==> flow/design.v <==
module badicecream(input         Clk,                 
                             Reset,               
                             frame_clk,           
                input [10:0]   DrawX, DrawY ,    
				input [15:0]   keycode,				  
               	output logic is_BI	,			 
				output logic [10:0] BI_X, BI_Y,
				input logic up_wall, down_wall , left_wall, right_wall,
				output logic [10:0] BI_X_Pos, BI_Y_Pos,
				output logic [5:0] BI_BlkX_Pos, BI_BlkY_Pos
              );
	enum logic[2:0] { 
					 right=3'b000, 
					 left=3'b001,
					 up=3'b010,
					 down=3'b011,
					 Halted=3'b100} Dir, Dir_in, Dir_delayed, Dir_delayed_in;
    parameter [10:0] BI_X_Corner = 11'd64;   
    parameter [10:0] BI_Y_Corner = 11'd95;   
    parameter [5:0] BI_Blk_X_Corner = 6'd1;   
    parameter [5:0] BI_Blk_Y_Corner = 6'd1;   
    parameter [10:0] BI_X_Step = 10'd1;       
    parameter [10:0] BI_Y_Step = 10'd1;       
    parameter  BI_sizeX = 6'd32;         
	parameter  BI_sizeY = 6'd48;
	logic [5:0] frame_counter, per_frame_counter;   
	logic [5:0] frame_counter_in, per_frame_counter_in;
	logic [5:0] pace_counter, pace_counter_in;
    logic [10:0] BI_X_Motion, BI_Y_Motion;
    logic [10:0] BI_X_Pos_in, BI_X_Motion_in, BI_Y_Pos_in, BI_Y_Motion_in;
	logic [5:0] BI_BlkX_Pos_in, BI_BlkY_Pos_in;
	logic [2:0] health;
	assign health = 3'd1;    
    logic frame_clk_delayed, frame_clk_rising_edge;
   always_ff @ (posedge Clk) 
	begin
        frame_clk_delayed <= frame_clk;
        frame_clk_rising_edge <= (frame_clk == 1'b1) && (frame_clk_delayed == 1'b0);
		if (Reset)
		begin
			frame_counter <= 6'b0;
			per_frame_counter <= 6'b0;
		end
		else
		begin
			frame_counter <= frame_counter_in;
			per_frame_counter <=  per_frame_counter_in;
		end
    end
	always_comb
	begin
		frame_counter_in = frame_counter;
		per_frame_counter_in = per_frame_counter;
		if (frame_clk_rising_edge)    
		begin
		per_frame_counter_in = per_frame_counter+6'b1;
		if((per_frame_counter) == 6'b000111)  
			begin
				per_frame_counter_in=6'b0;
				frame_counter_in = frame_counter+6'b1;
				if((frame_counter ) == 6'b100)  
				begin
					frame_counter_in=6'b0;
				end
			end
		end
	end
    always_ff @ (posedge Clk)
    begin
        if (Reset)
        begin
            BI_X_Pos <= BI_X_Corner;
            BI_Y_Pos <= BI_Y_Corner;
			BI_BlkX_Pos <= BI_Blk_X_Corner;
			BI_BlkY_Pos <= BI_Blk_Y_Corner;
            BI_X_Motion <= 10'd0;
            BI_Y_Motion <= 10'd0;
			pace_counter <= 6'd0;
				Dir <= Halted;
				Dir_delayed <= down;
        end
        else
        begin
			pace_counter <= pace_counter_in;
            BI_X_Pos <= BI_X_Pos_in;
            BI_Y_Pos <= BI_Y_Pos_in;
            BI_X_Motion <= BI_X_Motion_in;
            BI_Y_Motion <= BI_Y_Motion_in;
			BI_BlkX_Pos <= BI_BlkX_Pos_in;
			BI_BlkY_Pos <= BI_BlkY_Pos_in;
			Dir <= Dir_in;
			Dir_delayed <= Dir_delayed_in;
        end
    end
    always_comb
    begin
		pace_counter_in = pace_counter;
        BI_X_Pos_in = BI_X_Pos;
        BI_Y_Pos_in = BI_Y_Pos;
		BI_X_Motion_in = BI_X_Motion;
		BI_Y_Motion_in = BI_Y_Motion;
        BI_BlkX_Pos_in = BI_BlkX_Pos;    
        BI_BlkY_Pos_in = BI_BlkY_Pos;
		Dir_in = Dir;
		Dir_delayed_in = Dir_delayed;
		if(health != 0)
		begin
			if (frame_clk_rising_edge)
			begin
            	BI_X_Pos_in = BI_X_Pos + BI_X_Motion_in;
            	BI_Y_Pos_in = BI_Y_Pos + BI_Y_Motion_in;
				if (Dir == Halted)  
				begin
					if ((keycode[7:0] == 8'd26) || ((keycode[15:8] == 8'd26 )))  
					begin
						Dir_delayed_in = up;
						if(up_wall)
						begin
							BI_Y_Motion_in = 0;
							BI_X_Motion_in = 0;
							Dir_in = Halted;
						end
						else
						begin
							BI_Y_Motion_in = -BI_Y_Step;
							BI_X_Motion_in = 0;
							Dir_in = up;	
						end
					end
					else if (((keycode[7:0] == 8'd4) || keycode[15:8] == 8'd4 ))  
						begin
							Dir_delayed_in = left;
							if (left_wall)			
							begin
								BI_X_Motion_in = 0;
								BI_Y_Motion_in = 0;
								Dir_in = Halted;
							end
							else
							begin
								BI_Y_Motion_in = 0;
								BI_X_Motion_in = -BI_X_Step;
								Dir_in = left;
							end
						end
					else if((keycode[7:0] == 8'd22) || ((keycode[15:8] == 8'd22 )))  
						begin
							Dir_delayed_in = down;
							if (down_wall) 
							begin
								BI_Y_Motion_in = 0;
								BI_X_Motion_in = 0;
							Dir_in = Halted;
							end
							else
							begin
								BI_Y_Motion_in = BI_Y_Step;
								BI_X_Motion_in = 0;
								Dir_in = down;
							end
						end
					else if (((keycode[7:0]) == 8'd7) || ((keycode[15:8]) == 8'd7))  
						begin
							Dir_delayed_in = right;
							if(right_wall) 
							begin
								BI_X_Motion_in = 0;
								BI_Y_Motion_in = 0;
								Dir_in = Halted;
							end
							else
							begin
								BI_Y_Motion_in = 0;
								BI_X_Motion_in = BI_X_Step;
								Dir_in = right;	
							end
						end
					else
						begin              
						end
				end
				else  
				begin
					pace_counter_in = pace_counter + 6'd1;
					if(pace_counter == 6'd31)
					begin
						pace_counter_in = 6'd0;
						case(Dir)
							left:
							begin
								BI_BlkX_Pos_in = BI_BlkX_Pos -1;
							end
							right:
							begin
								BI_BlkX_Pos_in = BI_BlkX_Pos +1;
							end
							up:
							begin
								BI_BlkY_Pos_in = BI_BlkY_Pos -1;
							end
							down:
							begin
								BI_BlkY_Pos_in = BI_BlkY_Pos +1;
							end
							default:
							begin
								BI_BlkY_Pos_in = 0;  
							end
						endcase
						Dir_in = Halted;
						BI_Y_Motion_in = 0;
						BI_X_Motion_in = 0;						
					end
				end
			end
        end
    end
    int DistX, DistY, Size;
    assign DistX = DrawX - BI_X_Pos;
    assign DistY = DrawY - BI_Y_Pos;
    always_comb begin
		   if (DistX < BI_sizeX && DistX >= 0 && DistY<=0 && -DistY < BI_sizeY)
		  begin
        is_BI = 1'b1;
				BI_X = DrawX - BI_X_Pos+({5'b0, frame_counter}*32);
				BI_Y = DrawY - BI_Y_Pos+BI_sizeY-1+ Dir_delayed_in*48;
		  end
        else
		  begin
        is_BI = 1'b0;
				BI_X = 0;
				BI_Y = 0;
        end
    end
endmodule
# Reports on badicecream
# Each step is given for the RTL above and for the edited RTL.
# Lines under "before" count in the file above, lines under "after" in the edited file.
# "delta" is "after" less "before", of the values as shown; "change_rel_pct" is that difference over "before", in percent.
# Not given: n/a
[setup]
top_module = "badicecream"
clk_port = "Clk"
library = "sky130hd"
pvt_corner = "tt_025C_1v80"

# The edit
# Unified diff, file above to edited file.
# A script made this edit. It was not meant as an optimisation and need not keep what the design does.
# begin of diff
@@ -5,5 +5,5 @@
 				input [15:0]   keycode,				  
                	output logic is_BI	,			 
-				output logic [10:0] BI_X, BI_Y,
+				output logic [11:0] BI_X, BI_Y,
 				input logic up_wall, down_wall , left_wall, right_wall,
 				output logic [10:0] BI_X_Pos, BI_Y_Pos,
# end of diff

# Word level
# Yosys after proc, flatten, opt, wreduce and memory -nomap, before mapping. Memory bits, and registers merged into a memory's read port (data or address), are not among the register bits. Print and check cells are not counted.
[bits]
columns = ["item", "before", "after", "delta", "change_rel_pct"]
rows = [
  ["regBits", 82, 82, 0, 0.00],
  ["output_inout_bits", 57, 59, 2, 3.51],
  ["elab_cells", 109, 109, 0, 0.00],
]
[op_classes]
columns = ["item", "before", "after", "delta", "change_rel_pct"]
rows = [
  ["n_addsub", 16, 16, 0, 0.00],
  ["mul", 1, 1, 0, 0.00],
  ["cmp", 4, 4, 0, 0.00],
  ["eq_ne", 16, 16, 0, 0.00],
  ["muxes", 39, 39, 0, 0.00],
  ["n_logic", 3, 3, 0, 0.00],
  ["reduce_logical", 17, 17, 0, 0.00],
]
[ops]
columns = ["cell", "before", "after", "delta", "change_rel_pct"]
rows = [
  ["2-to-1 mux 11 bit", 15, 13, -2, -13.33],
  ["2-to-1 mux 12 bit", 0, 2, 2, "n/a"],
  ["adder 11 bit", 3, 2, -1, -33.33],
  ["adder 11 x 6 -> 11 bit with constant B", 1, 0, -1, -100.00],
  ["adder 11 x 9 -> 11 bit", 1, 0, -1, -100.00],
  ["subtractor 11 x 1 -> 11 bit with constant B", 1, 0, -1, -100.00],
  ["adder 12 bit", 0, 1, 1, "n/a"],
  ["adder 12 x 6 -> 12 bit with constant B", 0, 1, 1, "n/a"],
  ["adder 12 x 9 -> 12 bit", 0, 1, 1, "n/a"],
  ["subtractor 12 x 1 -> 12 bit with constant B", 0, 1, 1, "n/a"],
  ["2-to-1 mux 3 bit", 16, 16, 0, 0.00],
  ["adder 6 x 1 -> 6 bit with constant B", 5, 5, 0, 0.00],
  ["== test 8 x 3 -> 1 bit with constant B", 4, 4, 0, 0.00],
  ["== test 8 x 5 -> 1 bit with constant B", 4, 4, 0, 0.00],
  ["logical AND 1 bit", 4, 4, 0, 0.00],
  ["logical OR 1 bit", 4, 4, 0, 0.00],
  ["2-to-1 mux 1 bit", 3, 3, 0, 0.00],
  ["2-to-1 mux 6 bit", 3, 3, 0, 0.00],
  ["NOT 1 bit", 3, 3, 0, 0.00],
  ["== test 3 x 2 -> 1 bit with constant B", 2, 2, 0, 0.00],
  ["== test 6 x 3 -> 1 bit with constant B", 2, 2, 0, 0.00],
  ["less-than comparator 32 x 6 -> 1 bit with constant B", 2, 2, 0, 0.00],
  ["AND reduction 2 bit", 2, 2, 0, 0.00],
  ["AND reduction 4 bit", 2, 2, 0, 0.00],
  ["nonzero test 2 bit", 2, 2, 0, 0.00],
  ["subtractor 11 x 11 -> 12 bit", 2, 2, 0, 0.00],
  ["subtractor 6 x 1 -> 6 bit with constant B", 2, 2, 0, 0.00],
  ["== test 3 x 1 -> 1 bit with constant B", 1, 1, 0, 0.00],
]
# The list need not be complete.

# Logic depth
# Yosys ltp: most cells in a row. Word level: on the elaborated netlist, between registers, memories and ports. Mapped: between sequential cells and ports; inverters and the memories' decode and read muxes count.
[depth]
columns = ["item", "before", "after", "delta", "change_rel_pct"]
rows = [
  ["ltp_word", 11, 11, 0, 0.00],
  ["ABC_AREA", "0", "0", "n/a", "n/a"],
  ["mapped_depth", 21, 20, -1, -4.76],
  ["ltp_nobuf", 20, 19, -1, -5.00],
]

# Synthesis result
# Yosys stat after the flow's synthesis: flattened, memories mapped to cells. It holds for the ABC_AREA given above (unset counts as 0); a run with the other value may have another netlist.
[by_type]
columns = ["cell_type", "before", "after", "delta", "change_rel_pct"]
rows = [
  ["sky130_fd_sc_hd__nor2_2", 19, 0, -19, -100.00],
  ["sky130_fd_sc_hd__nor2_1", 87, 105, 18, 20.69],
  ["sky130_fd_sc_hd__a21oi_1", 40, 54, 14, 35.00],
  ["sky130_fd_sc_hd__o21ai_0", 20, 32, 12, 60.00],
  ["sky130_fd_sc_hd__nand3_1", 7, 19, 12, 171.43],
  ["sky130_fd_sc_hd__nand2b_1", 15, 22, 7, 46.67],
  ["sky130_fd_sc_hd__o211ai_1", 7, 0, -7, -100.00],
  ["sky130_fd_sc_hd__nand2_1", 43, 37, -6, -13.95],
  ["sky130_fd_sc_hd__mux2i_1", 20, 14, -6, -30.00],
  ["sky130_fd_sc_hd__a211oi_1", 4, 10, 6, 150.00],
  ["sky130_fd_sc_hd__nor3_1", 26, 21, -5, -19.23],
  ["sky130_fd_sc_hd__o21a_1", 10, 5, -5, -50.00],
  ["sky130_fd_sc_hd__or4_1", 5, 0, -5, -100.00],
  ["sky130_fd_sc_hd__or2_2", 2, 7, 5, 250.00],
  ["sky130_fd_sc_hd__xor2_1", 23, 19, -4, -17.39],
  ["sky130_fd_sc_hd__nor2b_1", 15, 19, 4, 26.67],
  ["sky130_fd_sc_hd__a22oi_1", 8, 4, -4, -50.00],
  ["sky130_fd_sc_hd__nand4b_1", 4, 0, -4, -100.00],
]
# The list need not be complete.
[mapped]
columns = ["item", "before", "after", "delta", "change_rel_pct"]
rows = [
  ["mapped_cells", 730, 770, 40, 5.48],
  ["area_um2", 6000.8, 6168.4, 167.6, 2.79],
  ["ff_cells", 68, 68, 0, 0.00],
  ["n_buf", 15, 17, 2, 13.33],
]

# Worst setup path after synthesis
# Path of least setup slack by OpenSTA after synthesis, without wires, with an ideal clock, recovery checks aside; 20% of the period is set as input and as output delay. Where synthesis merged equal registers, the netlist keeps one of their names.
[synth_path]
columns = ["item", "before", "after", "delta", "change_rel_pct"]
rows = [
  ["kind", "input to output", "input to output", "n/a", "n/a"],
  ["startpoint", "in DrawY[1]", "in DrawY[0]", "n/a", "n/a"],
  ["endpoint", "out BI_Y[3]", "out BI_Y[6]", "n/a", "n/a"],
  ["tclk_ns", 8.0, 8.0, 0.0, 0.00],
  ["input_delay_ns", 1.600, 1.600, 0.000, 0.00],
  ["out_delay_ns", 1.600, 1.600, 0.000, 0.00],
  ["launch_ns", 1.600, 1.600, 0.000, 0.00],
  ["arrival_ns", 5.692, 5.159, -0.533, -9.36],
  ["path_slack_ns", 0.708, 1.241, 0.533, "n/a"],
  ["delay_ns", 4.092, 3.559, -0.533, -13.03],
  ["driving_pins", 15, 18, 3, 20.00],
  ["n_path_buf", 0, 1, 1, "n/a"],
  ["period_less_setup_slack_ns", 7.292, 6.759, -0.533, -7.31],
]
# "delay_ns" = arrival - input delay + setup time.
# At an output port there is no setup time.
# "driving_pins": output pins that drive a net of the path, with the launching flip-flop's if there is one; two outputs of one cell count as two.
# "period_less_setup_slack_ns" = period - worst setup slack (recovery checks aside). The figure is calculated, with input and output delays left at 20% of the set period.
# Between the ends stands the longest chain of elaborated cells between them, by number of cells; it is not shown to be the way that was timed. Of several equally long chains one is given.
# A line is the first line of the expression or statement that the cell stems from. Yosys adds cells for indexed reads and writes and turns some case tables into memories.
[synth_via_before]
cell_sequence = "sky130_fd_sc_hd__ha_1 sky130_fd_sc_hd__nor2b_1 sky130_fd_sc_hd__o2111a_2 sky130_fd_sc_hd__nor3_4 sky130_fd_sc_hd__o21ai_0 sky130_fd_sc_hd__xor2_1 sky130_fd_sc_hd__or4_1 sky130_fd_sc_hd__or4_1 sky130_fd_sc_hd__ha_1 sky130_fd_sc_hd__or4b_2 sky130_fd_sc_hd__nor4_1 sky130_fd_sc_hd__nand4b_1 sky130_fd_sc_hd__a221oi_2 sky130_fd_sc_hd__o2111ai_4 sky130_fd_sc_hd__nor3_1"
elab_chain_cells = 5
cone_cells = 10
[synth_lines_before]
columns = ["item", "line", "text"]
rows = [
  ["start, declared", 4, "input [10:0]   DrawX, DrawY ,"],
  ["subtractor 11 x 11 -> 12 bit", 226, "BI_Y = DrawY - BI_Y_Pos+BI_sizeY-1+ Dir_delayed_in*48;"],
  ["adder 11 x 6 -> 11 bit", 226, ""],
  ["subtractor 11 x 1 -> 11 bit", 226, ""],
  ["adder 11 x 9 -> 11 bit", 226, ""],
  ["2-to-1 mux 11 bit", 222, "if (DistX < BI_sizeX && DistX >= 0 && DistY<=0 && -DistY < BI_sizeY)"],
  ["end, declared", 7, "output logic [10:0] BI_X, BI_Y,"],
]
[synth_via_after]
cell_sequence = "sky130_fd_sc_hd__inv_1 sky130_fd_sc_hd__ha_1 sky130_fd_sc_hd__fa_1 sky130_fd_sc_hd__nor2b_1 sky130_fd_sc_hd__o21ai_0 sky130_fd_sc_hd__a21oi_1 sky130_fd_sc_hd__o221ai_2 sky130_fd_sc_hd__nor3_1 sky130_fd_sc_hd__nand3_1 sky130_fd_sc_hd__ha_1 sky130_fd_sc_hd__nor4b_1 sky130_fd_sc_hd__nand4_1 sky130_fd_sc_hd__nor3_1 sky130_fd_sc_hd__nand3b_1 sky130_fd_sc_hd__a2111oi_2 sky130_fd_sc_hd__o2111ai_4 sky130_fd_sc_hd__buf_6 sky130_fd_sc_hd__nor3b_2"
elab_chain_cells = 5
cone_cells = 10
[synth_lines_after]
columns = ["item", "line", "text"]
rows = [
  ["start, declared", 4, "input [10:0]   DrawX, DrawY ,"],
  ["subtractor 11 x 11 -> 12 bit", 226, "BI_Y = DrawY - BI_Y_Pos+BI_sizeY-1+ Dir_delayed_in*48;"],
  ["adder 12 x 6 -> 12 bit", 226, ""],
  ["subtractor 12 x 1 -> 12 bit", 226, ""],
  ["adder 12 x 9 -> 12 bit", 226, ""],
  ["2-to-1 mux 12 bit", 222, "if (DistX < BI_sizeX && DistX >= 0 && DistY<=0 && -DistY < BI_sizeY)"],
  ["end, declared", 7, "output logic [11:0] BI_X, BI_Y,"],
]

# Path in the finished layout
# Path of least setup slack in the final report of the runs of pair A (OpenROAD, finished layout, wires in). Where an end is a register, its clock arrival counts in the times.
[layout_path]
columns = ["item", "before", "after", "delta", "change_rel_pct"]
rows = [
  ["kind", "input to output", "input to output", "n/a", "n/a"],
  ["startpoint", "in DrawY[4]", "in DrawY[4]", "n/a", "n/a"],
  ["endpoint", "out BI_Y[6]", "out BI_Y[4]", "n/a", "n/a"],
  ["tclk_ns", 7.72, 7.72, 0.00, 0.00],
  ["input_delay_ns", 1.54, 1.54, 0.00, 0.00],
  ["out_delay_ns", 1.54, 1.54, 0.00, 0.00],
  ["launch_ns", 1.54, 1.54, 0.00, 0.00],
  ["arrival_ns", 5.83, 5.79, -0.04, -0.69],
  ["path_slack_ns", 0.34, 0.39, 0.05, "n/a"],
  ["driving_pins", 17, 20, 3, 17.65],
  ["n_path_buf", 4, 4, 0, 0.00],
]
# Between the ends stands the longest chain of elaborated cells between them, by number of cells; it is not shown to be the way that was timed. Of several equally long chains one is given.
[layout_via_before]
cell_sequence = "sky130_fd_sc_hd__clkdlybuf4s15_1 sky130_fd_sc_hd__ha_4 sky130_fd_sc_hd__or4_1 sky130_fd_sc_hd__o22a_1 sky130_fd_sc_hd__xor2_2 sky130_fd_sc_hd__or4_4 sky130_fd_sc_hd__or4_4 sky130_fd_sc_hd__ha_4 sky130_fd_sc_hd__or4b_4 sky130_fd_sc_hd__nor4_4 sky130_fd_sc_hd__nand4b_1 sky130_fd_sc_hd__a221oi_2 sky130_fd_sc_hd__o2111ai_4 sky130_fd_sc_hd__buf_12 sky130_fd_sc_hd__buf_12 sky130_fd_sc_hd__nor2_2 sky130_fd_sc_hd__buf_2"
elab_chain_cells = 5
cone_cells = 10
[layout_lines_before]
columns = ["item", "line", "text"]
rows = [
  ["start, declared", 4, "input [10:0]   DrawX, DrawY ,"],
  ["subtractor 11 x 11 -> 12 bit", 226, "BI_Y = DrawY - BI_Y_Pos+BI_sizeY-1+ Dir_delayed_in*48;"],
  ["adder 11 x 6 -> 11 bit", 226, ""],
  ["subtractor 11 x 1 -> 11 bit", 226, ""],
  ["adder 11 x 9 -> 11 bit", 226, ""],
  ["2-to-1 mux 11 bit", 222, "if (DistX < BI_sizeX && DistX >= 0 && DistY<=0 && -DistY < BI_sizeY)"],
  ["end, declared", 7, "output logic [10:0] BI_X, BI_Y,"],
]
[layout_via_after]
cell_sequence = "sky130_fd_sc_hd__clkdlybuf4s50_1 sky130_fd_sc_hd__ha_4 sky130_fd_sc_hd__a21o_1 sky130_fd_sc_hd__a21oi_4 sky130_fd_sc_hd__nand3_2 sky130_fd_sc_hd__a221oi_4 sky130_fd_sc_hd__xnor2_2 sky130_fd_sc_hd__nor3_4 sky130_fd_sc_hd__nand3_2 sky130_fd_sc_hd__ha_4 sky130_fd_sc_hd__nor4b_4 sky130_fd_sc_hd__nand4_1 sky130_fd_sc_hd__nor3_1 sky130_fd_sc_hd__nand3b_1 sky130_fd_sc_hd__a2111oi_4 sky130_fd_sc_hd__buf_4 sky130_fd_sc_hd__buf_4 sky130_fd_sc_hd__o2111ai_4 sky130_fd_sc_hd__nor3_2 sky130_fd_sc_hd__dlygate4sd2_1"
elab_chain_cells = 5
cone_cells = 10
[layout_lines_after]
columns = ["item", "line", "text"]
rows = [
  ["start, declared", 4, "input [10:0]   DrawX, DrawY ,"],
  ["subtractor 11 x 11 -> 12 bit", 226, "BI_Y = DrawY - BI_Y_Pos+BI_sizeY-1+ Dir_delayed_in*48;"],
  ["adder 12 x 6 -> 12 bit", 226, ""],
  ["subtractor 12 x 1 -> 12 bit", 226, ""],
  ["adder 12 x 9 -> 12 bit", 226, ""],
  ["2-to-1 mux 12 bit", 222, "if (DistX < BI_sizeX && DistX >= 0 && DistY<=0 && -DistY < BI_sizeY)"],
  ["end, declared", 7, "output logic [11:0] BI_X, BI_Y,"],
]

# Measured runs
# Runs of the flow (Yosys, OpenROAD) on both versions; the two runs of a pair have the same settings. The constraints put input and output delay at 20% of the set period each and load the outputs with 0.01 pF.
[settings_pair_A]
CORE_UTILIZATION = 40
SETUP_SLACK_MARGIN = 0.2
period_ns = 7.72
CAP_MARGIN = 20
CORE_MARGIN = 2
SLEW_MARGIN = 20
[measured_pair_A]
columns = ["item", "before", "after", "delta", "change_rel_pct"]
rows = [
  ["synthesis_area_um2", 6000.8, 6168.4, 167.6, 2.79],
  ["die_footprint_um2", 15997.2, 16430.1, 432.9, 2.71],
  ["stdcell_area_um2", 8007.7, 8310.5, 302.8, 3.78],
  ["layout_utilization_pct", 54.9, 54.9, 0.0, "n/a"],
  ["worst_setup_slack_ns", 0.341, 0.389, 0.048, "n/a"],
  ["final_setup_tns_ns", 0.000, 0.000, 0.000, "n/a"],
  ["timing.hold.ws_ns", 0.379, 0.380, 0.001, "n/a"],
  ["total_power_mw", 1.043, 1.009, -0.034, -3.26],
  ["clock_period_reached_ns", 7.379, 7.331, -0.048, -0.65],
]
[settings_pair_B]
CORE_UTILIZATION = 38
CTS_CLUSTER_DIAMETER = 116
MAX_ROUTING_LAYER = "met5"
PLACE_DENSITY_LB_ADDON = 0.2
TNS_END_PERCENT = 15
period_ns = 9.0
CAP_MARGIN = 20
CORE_MARGIN = 2
SLEW_MARGIN = 20
[measured_pair_B]
columns = ["item", "before", "after", "delta", "change_rel_pct"]
rows = [
  ["synthesis_area_um2", 6000.8, 6168.4, 167.6, 2.79],
  ["die_footprint_um2", 16813.0, 17267.3, 454.3, 2.70],
  ["stdcell_area_um2", 7668.6, 7747.4, 78.8, 1.03],
  ["layout_utilization_pct", 50.1, 48.8, -1.3, "n/a"],
  ["worst_setup_slack_ns", 0.258, 0.452, 0.194, "n/a"],
  ["final_setup_tns_ns", 0.000, 0.000, 0.000, "n/a"],
  ["timing.hold.ws_ns", 0.380, 0.380, 0.000, "n/a"],
  ["total_power_mw", 0.8786, 0.8453, -0.0333, -3.79],
  ["clock_period_reached_ns", 8.742, 8.548, -0.194, -2.22],
]
# "clock_period_reached_ns" means the clock period less the worst setup slack. The figure is calculated, with input and output delays left at 20% of the set period.
# "total_power_mw" rests on the timing tool's default activity at the inputs, not on a simulated workload.
